==> flow/design.v <==
`timescale 1ns / 1ps
module rrc_filter #(
	parameter WIDTH = 9
)(
	input logic clk,
	input logic rst,
	input logic signed [WIDTH-1:0] filter_in,
	output logic signed [WIDTH-1:0] filter_out
);
	logic signed [WIDTH-1:0] shift_reg_out [0:31];
	logic signed [2*WIDTH-1:0] mul_sum [0:32];
	logic signed [23:0] acc_sum;
	integer i;
	always @(posedge clk or posedge rst) begin
		if(rst) begin
			for(i = 0; i < 32; i=i+1) begin
				shift_reg_out[i] <= 9'b0;
			end
		end
		else begin
			shift_reg_out[0] <= filter_in;
			for(i = 0; i < 31; i=i+1) begin
				shift_reg_out[i+1] <= shift_reg_out[i];
			end
		end
	end
	multiplier_9b #(.WIDTH(9)) MUL0(.mul_in(filter_in), .coefficient(9'd0), .mul_out(mul_sum[0]));
	multiplier_9b #(.WIDTH(9)) MUL1(.mul_in(shift_reg_out[0]), .coefficient(-9'd1), .mul_out(mul_sum[1]));
	multiplier_9b #(.WIDTH(9)) MUL2(.mul_in(shift_reg_out[1]), .coefficient(9'd1),.mul_out(mul_sum[2]));
	multiplier_9b #(.WIDTH(9)) MUL3(.mul_in(shift_reg_out[2]), .coefficient(9'd0),.mul_out(mul_sum[3]));
	multiplier_9b #(.WIDTH(9)) MUL4(.mul_in(shift_reg_out[3]), .coefficient(-9'd1),.mul_out(mul_sum[4]));
	multiplier_9b #(.WIDTH(9)) MUL5(.mul_in(shift_reg_out[4]), .coefficient(9'd2),.mul_out(mul_sum[5]));
	multiplier_9b #(.WIDTH(9)) MUL6(.mul_in(shift_reg_out[5]), .coefficient(9'd0),.mul_out(mul_sum[6]));
	multiplier_9b #(.WIDTH(9)) MUL7(.mul_in(shift_reg_out[6]), .coefficient(-9'd2),.mul_out(mul_sum[7]));
	multiplier_9b #(.WIDTH(9)) MUL8(.mul_in(shift_reg_out[7]), .coefficient(9'd2),.mul_out(mul_sum[8]));
	multiplier_9b #(.WIDTH(9)) MUL9(.mul_in(shift_reg_out[8]), .coefficient(9'd0),.mul_out(mul_sum[9]));
	multiplier_9b #(.WIDTH(9)) MUL10(.mul_in(shift_reg_out[9]), .coefficient(-9'd6),.mul_out(mul_sum[10]));
	multiplier_9b #(.WIDTH(9)) MUL11(.mul_in(shift_reg_out[10]), .coefficient(9'd8),.mul_out(mul_sum[11]));
	multiplier_9b #(.WIDTH(9)) MUL12(.mul_in(shift_reg_out[11]), .coefficient(9'd10),.mul_out(mul_sum[12]));
	multiplier_9b #(.WIDTH(9)) MUL13(.mul_in(shift_reg_out[12]), .coefficient(-9'd28),.mul_out(mul_sum[13]));
	multiplier_9b #(.WIDTH(9)) MUL14(.mul_in(shift_reg_out[13]), .coefficient(-9'd14),.mul_out(mul_sum[14]));
	multiplier_9b #(.WIDTH(9)) MUL15(.mul_in(shift_reg_out[14]), .coefficient(9'd111),.mul_out(mul_sum[15]));
	multiplier_9b #(.WIDTH(9)) MUL16(.mul_in(shift_reg_out[15]), .coefficient(9'd196),.mul_out(mul_sum[16]));
	multiplier_9b #(.WIDTH(9)) MUL17(.mul_in(shift_reg_out[16]), .coefficient(9'd111),.mul_out(mul_sum[17]));
	multiplier_9b #(.WIDTH(9)) MUL18(.mul_in(shift_reg_out[17]), .coefficient(-9'd14),.mul_out(mul_sum[18]));
	multiplier_9b #(.WIDTH(9)) MUL19(.mul_in(shift_reg_out[18]), .coefficient(-9'd28),.mul_out(mul_sum[19]));
	multiplier_9b #(.WIDTH(9)) MUL20(.mul_in(shift_reg_out[19]), .coefficient(9'd10),.mul_out(mul_sum[20]));
	multiplier_9b #(.WIDTH(9)) MUL21(.mul_in(shift_reg_out[20]), .coefficient(9'd8),.mul_out(mul_sum[21]));
	multiplier_9b #(.WIDTH(9)) MUL22(.mul_in(shift_reg_out[21]), .coefficient(-9'd6),.mul_out(mul_sum[22]));
	multiplier_9b #(.WIDTH(9)) MUL23(.mul_in(shift_reg_out[22]), .coefficient(9'd0),.mul_out(mul_sum[23]));
	multiplier_9b #(.WIDTH(9)) MUL24(.mul_in(shift_reg_out[23]), .coefficient(9'd2),.mul_out(mul_sum[24]));
	multiplier_9b #(.WIDTH(9)) MUL25(.mul_in(shift_reg_out[24]), .coefficient(-9'd2),.mul_out(mul_sum[25]));
	multiplier_9b #(.WIDTH(9)) MUL26(.mul_in(shift_reg_out[25]), .coefficient(9'd0),.mul_out(mul_sum[26]));
	multiplier_9b #(.WIDTH(9)) MUL27(.mul_in(shift_reg_out[26]), .coefficient(9'd2),.mul_out(mul_sum[27]));
	multiplier_9b #(.WIDTH(9)) MUL28(.mul_in(shift_reg_out[27]), .coefficient(-9'd1),.mul_out(mul_sum[28]));
	multiplier_9b #(.WIDTH(9)) MUL29(.mul_in(shift_reg_out[28]), .coefficient(9'd0),.mul_out(mul_sum[29]));
	multiplier_9b #(.WIDTH(9)) MUL30(.mul_in(shift_reg_out[29]), .coefficient(9'd1),.mul_out(mul_sum[30]));
	multiplier_9b #(.WIDTH(9)) MUL31(.mul_in(shift_reg_out[30]), .coefficient(-9'd1),.mul_out(mul_sum[31]));
	multiplier_9b #(.WIDTH(9)) MUL32(.mul_in(shift_reg_out[31]), .coefficient(9'd0),.mul_out(mul_sum[32]));
	always_comb begin : accumulate_sum
		acc_sum = mul_sum[0] + mul_sum[1] + mul_sum[2] + mul_sum[3] + mul_sum[4] + 
		mul_sum[5] + mul_sum[6] + mul_sum[7] + mul_sum[8] + mul_sum[9] + 
		mul_sum[10] + mul_sum[11] + mul_sum[12] + mul_sum[13] + mul_sum[14] + 
		mul_sum[15] + mul_sum[16] + mul_sum[17] + mul_sum[18] + mul_sum[19] + 
		mul_sum[20] + mul_sum[21] + mul_sum[22] + mul_sum[23] + mul_sum[24] + 
		mul_sum[25] + mul_sum[26] + mul_sum[27] + mul_sum[28] + mul_sum[29] + 
		mul_sum[30] + mul_sum[31] + mul_sum[32];  
	end
	logic signed [15:0] trunc_frac_sum;
	assign trunc_frac_sum = acc_sum[23:8];
	always_ff @( posedge clk or posedge rst ) begin : blockName
		if(rst) begin
			filter_out <= 0;
		end
		else if(trunc_frac_sum > 255) begin
			filter_out <= 255;
		end
		else if(trunc_frac_sum < -256) begin
			filter_out <= -256;
		end
		else begin
			filter_out <= trunc_frac_sum;
		end
	end
endmodule
module multiplier_9b #(
	parameter WIDTH = 9
)(
	input logic signed [WIDTH-1:0] mul_in,
	input logic signed [WIDTH-1:0] coefficient,
	output logic signed [2*WIDTH-1:0] mul_out
);
	assign mul_out = mul_in * coefficient;
endmodule
### Step by step through the tools: rrc_filter

What the tools print for rrc_filter, step after step.
Lines are those of the file above, counted from 1.
Operators carry their Yosys type and port widths (W data, S select, Z words).
A cell with - has no value.

| set-up | value |
|---|---|
| top module | rrc_filter |
| clock port | clk |
| cell library | sky130hd |
| library corner | tt_025C_1v80 |

### Elaborated design

Yosys after proc, flatten, opt, wreduce and memory -nomap, before mapping. Enables and synchronous resets that opt folds into registers are not counted as muxes. Print and check cells are not counted. Equal cells are merged and count once.

| storage and ports | value |
|---|---|
| bits in registers | 288 |
| input bits | 11 |
| cells after elaboration | 77 |

| operators by class | value |
|---|---|
| $add $sub $neg | 30 |
| multiply operators | 11 |
| order comparisons | 2 |
| muxes and demuxes | 2 |

Operator list:

| cell | number |
|---|---|
| $add A24 B18 Y24 | 13 |
| $mul A9 B4 Y13 const B | 6 |
| $mul A9 B8 Y17 const B | 2 |
| $mul A9 B7 Y16 const B | 1 |
| $mul A9 B3 Y12 const B | 2 |
| $neg A9 Y18 | 4 |
| $add A24 B10 Y24 | 2 |
| $add A24 B12 Y24 | 2 |
| $neg A9 Y17 | 2 |
| $add A23 B13 Y24 | 1 |
| $add A24 B9 Y24 | 1 |
| $add A22 B10 Y23 | 1 |
| $add A21 B18 Y22 | 1 |
| $add A20 B10 Y21 | 1 |
| $add A19 B18 Y20 | 1 |
| $add A18 B9 Y19 | 1 |
| $mux W9 | 2 |
| $gt A16 B9 Y1 const B | 1 |
| $lt A16 B9 Y1 const B | 1 |

### Depth

Yosys ltp: most cells in a row. Word level: on the elaborated netlist, between registers, memories and ports. Mapped: between sequential cells and ports; inverters and the memories' decode and read muxes count.

| logic depth | value |
|---|---|
| depth in word-level cells | 28 |
| ABC_AREA | 0 |
| gate-level depth with buffers | 40 |

### After synthesis

Yosys stat after the flow's synthesis: flattened, memories mapped to cells. It holds for the ABC_AREA given above (unset counts as 0); a run with the other value may have another netlist.
Totals and module areas in this step are rounded.

Cells by type:

| cell type | number | area in all (µm²) |
|---|---|---|
| sky130_fd_sc_hd__fa_1 | 409 | 8.19E+03 |
| sky130_fd_sc_hd__dfrtp_1 | 288 | 7.21E+03 |
| sky130_fd_sc_hd__ha_1 | 330 | 4128.96 |
| sky130_fd_sc_hd__inv_1 | 607 | 2.28E+03 |
| sky130_fd_sc_hd__xnor2_1 | 90 | 788.256 |
| sky130_fd_sc_hd__xor2_1 | 47 | 411.645 |
| sky130_fd_sc_hd__a21oi_1 | 69 | 345.331 |
| sky130_fd_sc_hd__a21o_1 | 41 | 307.795 |
| sky130_fd_sc_hd__nand2_1 | 36 | 135.13 |
| sky130_fd_sc_hd__o21ai_1 | 27 | 135.13 |
| sky130_fd_sc_hd__nor2_1 | 33 | 123.869 |
| sky130_fd_sc_hd__o21ai_0 | 23 | 115.11 |
| sky130_fd_sc_hd__o21bai_1 | 14 | 105.101 |
| sky130_fd_sc_hd__nand2b_1 | 15 | 93.84 |
| sky130_fd_sc_hd__nor2b_1 | 15 | 93.84 |
| sky130_fd_sc_hd__o21a_1 | 12 | 90.086 |
| sky130_fd_sc_hd__nor3_1 | 15 | 75.072 |
| sky130_fd_sc_hd__nand3_1 | 14 | 70.067 |

Other cell types: 36; their cells: 96.

| synthesis totals | value |
|---|---|
| standard cells after synthesis | 2181 |
| synthesis area | 25000 µm² |
| area of sequential cells | 7200 µm² |
| flip-flops | 288 |

The figures by module come from a second, unflattened synthesis with its own total; it is not the netlist above.

| second synthesis, totals | value |
|---|---|
| cells (unflattened synthesis) | 12567 |
| area (unflattened synthesis) | 120000 µm² |

Rows give one instance, submodules left out.

By module:

| module | times used | cells | area (µm²) |
|---|---|---|---|
| multiplier_9b #(WIDTH=9) | 33 | 327 | 3000 |
| rrc_filter | 1 | 1776 | 23000 |

### Timing after synthesis

OpenSTA on the mapped netlist: ideal clock, no wires. The path of least setup slack (recovery checks aside). Input and output delay are each 20% of the period. Register names are those of the netlist, which keeps one name where synthesis merged equal registers.

| path after synthesis | value |
|---|---|
| path kind | register to register |
| from | reg shift_reg_out[14][8] |
| to | reg filter_out[0] |
| period | 10500 ps |
| library setup time | 142 ps |
| time at the first pin | 0 ps |
| data arrival time | 9990 ps |
| required time | 10358 ps |
| path slack | 368 ps |
| delay of the path | 10132 ps |
| driving pins on the path | 36 |
| path buffers | 2 |
| period reached after synthesis | 10132 ps |

"delay of the path" is the arrival time less input delay plus setup time.
"driving pins on the path": output pins that drive a net of the path, with the launching flip-flop's if there is one; two outputs of one cell count as two.
"period reached after synthesis" = period - worst setup slack (recovery checks aside). The figure is calculated, with input and output delays left at 20% of the set period.
Between the ends stands the longest chain of elaborated cells between them, by number of cells; it is not shown to be the way that was timed. Of several equally long chains one is given.
A line is the first line of the expression or statement that the cell stems from. Yosys adds cells for indexed reads and writes and turns some case tables into memories.
A register here has more assigning lines than the two given.

| on the way, after synthesis | value |
|---|---|
| cell sequence | sky130_fd_sc_hd__dfrtp_1 sky130_fd_sc_hd__clkbuf_1 sky130_fd_sc_hd__inv_1 sky130_fd_sc_hd__fa_1 sky130_fd_sc_hd__inv_1 sky130_fd_sc_hd__fa_1 sky130_fd_sc_hd__fa_1 sky130_fd_sc_hd__ha_1 sky130_fd_sc_hd__a21o_1 sky130_fd_sc_hd__a31o_1 sky130_fd_sc_hd__a211oi_1 sky130_fd_sc_hd__nor3b_1 sky130_fd_sc_hd__nor3_1 sky130_fd_sc_hd__xor2_1 sky130_fd_sc_hd__fa_1 sky130_fd_sc_hd__fa_1 sky130_fd_sc_hd__inv_1 sky130_fd_sc_hd__fa_1 sky130_fd_sc_hd__fa_1 sky130_fd_sc_hd__inv_1 sky130_fd_sc_hd__fa_1 sky130_fd_sc_hd__inv_1 sky130_fd_sc_hd__fa_1 sky130_fd_sc_hd__inv_1 sky130_fd_sc_hd__fa_1 sky130_fd_sc_hd__inv_1 sky130_fd_sc_hd__ha_1 sky130_fd_sc_hd__and2_1 sky130_fd_sc_hd__buf_6 sky130_fd_sc_hd__a221oi_2 sky130_fd_sc_hd__o21ai_2 sky130_fd_sc_hd__a2111oi_2 sky130_fd_sc_hd__nor3_1 sky130_fd_sc_hd__a211o_1 sky130_fd_sc_hd__o41ai_4 sky130_fd_sc_hd__o21ai_1 |
| cells in the longest elaborated chain | 18 |
| elaborated cells on any way between the ends | 19 |
| source lines of those cells | 4 |
| classes of those cells | add/sub: 14; mul: 1; compare: 2; mux: 2 |

RTL lines, path after synthesis:

| element | line | RTL |
|---|---|---|
| from (decl) | 10 | `logic signed [WIDTH-1:0] shift_reg_out [0:31];` |
| from (assign) | 17 | `shift_reg_out[i] <= 9'b0;` |
| from (assign) | 23 | `shift_reg_out[i+1] <= shift_reg_out[i];` |
| $mul A9 B8 Y17 | 93 | `assign mul_out = mul_in * coefficient;` |
| $add A24 B18 Y24 (6 in a row) | 61 | `acc_sum = mul_sum[0] + mul_sum[1] + mul_sum[2] + mul_sum[3] + mul_sum[4] +` |
| $add A24 B12 Y24 | 61 |  |
| $add A24 B18 Y24 | 61 |  |
| $add A24 B10 Y24 | 61 |  |
| $add A24 B18 Y24 | 61 |  |
| $add A24 B10 Y24 | 61 |  |
| $add A24 B18 Y24 | 61 |  |
| $add A24 B9 Y24 | 61 |  |
| $add A24 B18 Y24 | 61 |  |
| $lt A16 B9 Y1 | 78 | `else if(trunc_frac_sum < -256) begin` |
| $mux W9 | 78 |  |
| $mux W9 | 75 | `else if(trunc_frac_sum > 255) begin` |
| to (assign) | 79 | `filter_out <= -256;` |
| to (assign) | 82 | `filter_out <= trunc_frac_sum;` |
| to (decl) | 8 | `output logic signed [WIDTH-1:0] filter_out` |

### Timing after layout

From the final timing report of flow run 1: the path of least setup slack in the routed layout; clock arrival at registers is part of the times.
The path's times are printed in steps of 10 ps; the period is the one set.

| path after layout | value |
|---|---|
| path kind | register to register |
| from | reg shift_reg_out[14][0] |
| to | reg filter_out[5] |
| period | 11600 ps |
| library setup time | 150 ps |
| time at the first pin | 530 ps |
| data arrival time | 11310 ps |
| required time | 12000 ps |
| path slack | 690 ps |
| driving pins on the path | 36 |
| path buffers | 0 |

Between the ends stands the longest chain of elaborated cells between them, by number of cells; it is not shown to be the way that was timed. Of several equally long chains one is given.
A register here has more assigning lines than the two given.

| on the way, after layout | value |
|---|---|
| cell sequence | sky130_fd_sc_hd__dfrtp_1 sky130_fd_sc_hd__ha_1 sky130_fd_sc_hd__fa_1 sky130_fd_sc_hd__ha_1 sky130_fd_sc_hd__ha_1 sky130_fd_sc_hd__xor2_1 sky130_fd_sc_hd__ha_1 sky130_fd_sc_hd__a21o_1 sky130_fd_sc_hd__a21oi_1 sky130_fd_sc_hd__o21bai_1 sky130_fd_sc_hd__a31o_1 sky130_fd_sc_hd__a211oi_1 sky130_fd_sc_hd__nor3b_1 sky130_fd_sc_hd__nor3_1 sky130_fd_sc_hd__xor2_1 sky130_fd_sc_hd__fa_1 sky130_fd_sc_hd__fa_1 sky130_fd_sc_hd__inv_1 sky130_fd_sc_hd__fa_1 sky130_fd_sc_hd__fa_1 sky130_fd_sc_hd__inv_1 sky130_fd_sc_hd__fa_1 sky130_fd_sc_hd__inv_1 sky130_fd_sc_hd__fa_1 sky130_fd_sc_hd__inv_1 sky130_fd_sc_hd__fa_1 sky130_fd_sc_hd__inv_1 sky130_fd_sc_hd__ha_1 sky130_fd_sc_hd__and2_1 sky130_fd_sc_hd__a221oi_2 sky130_fd_sc_hd__o21ai_2 sky130_fd_sc_hd__a2111oi_2 sky130_fd_sc_hd__nor3_1 sky130_fd_sc_hd__a211o_1 sky130_fd_sc_hd__o41ai_4 sky130_fd_sc_hd__o21ai_1 |
| cells in the longest elaborated chain | 18 |
| elaborated cells on any way between the ends | 19 |
| source lines of those cells | 4 |
| classes of those cells | add/sub: 14; mul: 1; compare: 2; mux: 2 |

RTL lines, path after layout:

| element | line | RTL |
|---|---|---|
| from (decl) | 10 | `logic signed [WIDTH-1:0] shift_reg_out [0:31];` |
| from (assign) | 17 | `shift_reg_out[i] <= 9'b0;` |
| from (assign) | 23 | `shift_reg_out[i+1] <= shift_reg_out[i];` |
| $mul A9 B8 Y17 | 93 | `assign mul_out = mul_in * coefficient;` |
| $add A24 B18 Y24 (6 in a row) | 61 | `acc_sum = mul_sum[0] + mul_sum[1] + mul_sum[2] + mul_sum[3] + mul_sum[4] +` |
| $add A24 B12 Y24 | 61 |  |
| $add A24 B18 Y24 | 61 |  |
| $add A24 B10 Y24 | 61 |  |
| $add A24 B18 Y24 | 61 |  |
| $add A24 B10 Y24 | 61 |  |
| $add A24 B18 Y24 | 61 |  |
| $add A24 B9 Y24 | 61 |  |
| $add A24 B18 Y24 | 61 |  |
| $lt A16 B9 Y1 | 78 | `else if(trunc_frac_sum < -256) begin` |
| $mux W9 | 78 |  |
| $mux W9 | 75 | `else if(trunc_frac_sum > 255) begin` |
| to (assign) | 79 | `filter_out <= -256;` |
| to (assign) | 82 | `filter_out <= trunc_frac_sum;` |
| to (decl) | 8 | `output logic signed [WIDTH-1:0] filter_out` |

Stored flow runs of rrc_filter (3 of them; Yosys, OpenROAD, sky130hd). They differ in their settings and are not a sequence. Constraints: input delay and output delay 20% of the set period each, output load 0.01 pF.
By "period reached" is meant the clock period of the run minus its worst setup slack. This is arithmetic on one report: input and output delays are still those of the set period (20% each).
"time of the worst setup path" means the part of the period allowed to the worst setup path (the constraints hold back 20% at inputs and 20% at outputs) less its slack; where the path has registers, the arrival times of their clocks count too.
"time of the worst setup path" is given in steps of 10 ps.
Results are given in rounded form.

## Flow run 1

==> flow/run.sh <==
#!/bin/bash
# the make line also repeats the synthesis and layout settings of config.mk as NAME=value (left out here)
make -C /OpenROAD-flow-scripts/flow DESIGN_CONFIG=/design/flow/config.mk WORK_HOME=/design/flow/orfs CLKGATE_MAP_FILE= finish
==> flow/config.mk <==
export PLATFORM = sky130hd
export DESIGN_NAME = rrc_filter
export DESIGN_NICKNAME = rrc_filter
export VERILOG_FILES = /design/flow/design.v
export SDC_FILE = /design/flow/constraint.sdc
export NUM_CORES = 4
export LEC_CHECK = 0
export CAP_MARGIN = 20
export CORE_MARGIN = 2
export CORE_UTILIZATION = 40
export SLEW_MARGIN = 20
==> flow/constraint.sdc <==
create_clock -name core_clock -period 11.6 [get_ports {clk}]
set_input_delay 2.3200 -clock core_clock [delete_from_list [all_inputs] [get_ports {clk}]]
set_output_delay 2.3200 -clock core_clock [all_outputs]
set_load 0.01 [all_outputs]

| result of flow run 1 | value |
|---|---|
| utilization of the finished layout | 44% |
| worst hold slack | 340 ps |
| full die area | 66000 µm² |
| synthesis area | 25000 µm² |
| time of the worst setup path | 10910 ps |
| type of the worst setup path | register to register |
| summed negative setup slack | 0 ps |
| period reached | 10911 ps |
| smallest setup slack | 690 ps |
| area of the standard cells in the finished layout | 28000 µm² |

## Flow run 2

==> flow/run.sh <==
#!/bin/bash
# the make line also repeats the synthesis and layout settings of config.mk as NAME=value (left out here)
make -C /OpenROAD-flow-scripts/flow DESIGN_CONFIG=/design/flow/config.mk WORK_HOME=/design/flow/orfs CLKGATE_MAP_FILE= finish
==> flow/config.mk <==
export PLATFORM = sky130hd
export DESIGN_NAME = rrc_filter
export DESIGN_NICKNAME = rrc_filter
export VERILOG_FILES = /design/flow/design.v
export SDC_FILE = /design/flow/constraint.sdc
export NUM_CORES = 4
export LEC_CHECK = 0
export CAP_MARGIN = 20
export CORE_MARGIN = 2
export CORE_UTILIZATION = 40
export SLEW_MARGIN = 20
==> flow/constraint.sdc <==
create_clock -name core_clock -period 10.2 [get_ports {clk}]
set_input_delay 2.0400 -clock core_clock [delete_from_list [all_inputs] [get_ports {clk}]]
set_output_delay 2.0400 -clock core_clock [all_outputs]
set_load 0.01 [all_outputs]

| result of flow run 2 | value |
|---|---|
| utilization of the finished layout | 46% |
| worst hold slack | 340 ps |
| full die area | 66000 µm² |
| synthesis area | 25000 µm² |
| time of the worst setup path | 9940 ps |
| type of the worst setup path | register to register |
| summed negative setup slack | 0 ps |
| period reached | 9945 ps |
| smallest setup slack | 260 ps |
| area of the standard cells in the finished layout | 29000 µm² |

## Flow run 3

==> flow/run.sh <==
#!/bin/bash
# the make line also repeats the synthesis and layout settings of config.mk as NAME=value (left out here)
make -C /OpenROAD-flow-scripts/flow DESIGN_CONFIG=/design/flow/config.mk WORK_HOME=/design/flow/orfs CLKGATE_MAP_FILE= finish
==> flow/config.mk <==
export PLATFORM = sky130hd
export DESIGN_NAME = rrc_filter
export DESIGN_NICKNAME = rrc_filter
export VERILOG_FILES = /design/flow/design.v
export SDC_FILE = /design/flow/constraint.sdc
export NUM_CORES = 4
export LEC_CHECK = 0
export ABC_AREA = 1
export CAP_MARGIN = 20
export CELL_PAD_IN_SITES_DETAIL_PLACEMENT = 2
export CELL_PAD_IN_SITES_GLOBAL_PLACEMENT = 1
export CORE_ASPECT_RATIO = 1.04
export CORE_MARGIN = 9
export CORE_UTILIZATION = 30
export CTS_CLUSTER_DIAMETER = 273
export GPL_ROUTABILITY_DRIVEN = 0
export HOLD_SLACK_MARGIN = -0.01
export MAX_ROUTING_LAYER = met4
export MIN_ROUTING_LAYER = met1
export PLACE_DENSITY = 0.42
export SETUP_SLACK_MARGIN = 0.89
export SLEW_MARGIN = 20
export TNS_END_PERCENT = 65
==> flow/constraint.sdc <==
create_clock -name core_clock -period 16.8 [get_ports {clk}]
set_input_delay 3.3600 -clock core_clock [delete_from_list [all_inputs] [get_ports {clk}]]
set_output_delay 3.3600 -clock core_clock [all_outputs]
set_load 0.01 [all_outputs]

| result of flow run 3 | value |
|---|---|
| utilization of the finished layout | 34% |
| worst hold slack | 340 ps |
| full die area | 97000 µm² |
| synthesis area | 26000 µm² |
| time of the worst setup path | 10450 ps |
| type of the worst setup path | register to register |
| summed negative setup slack | 0 ps |
| period reached | 10446 ps |
| smallest setup slack | 6400 ps |
| area of the standard cells in the finished layout | 29000 µm² |
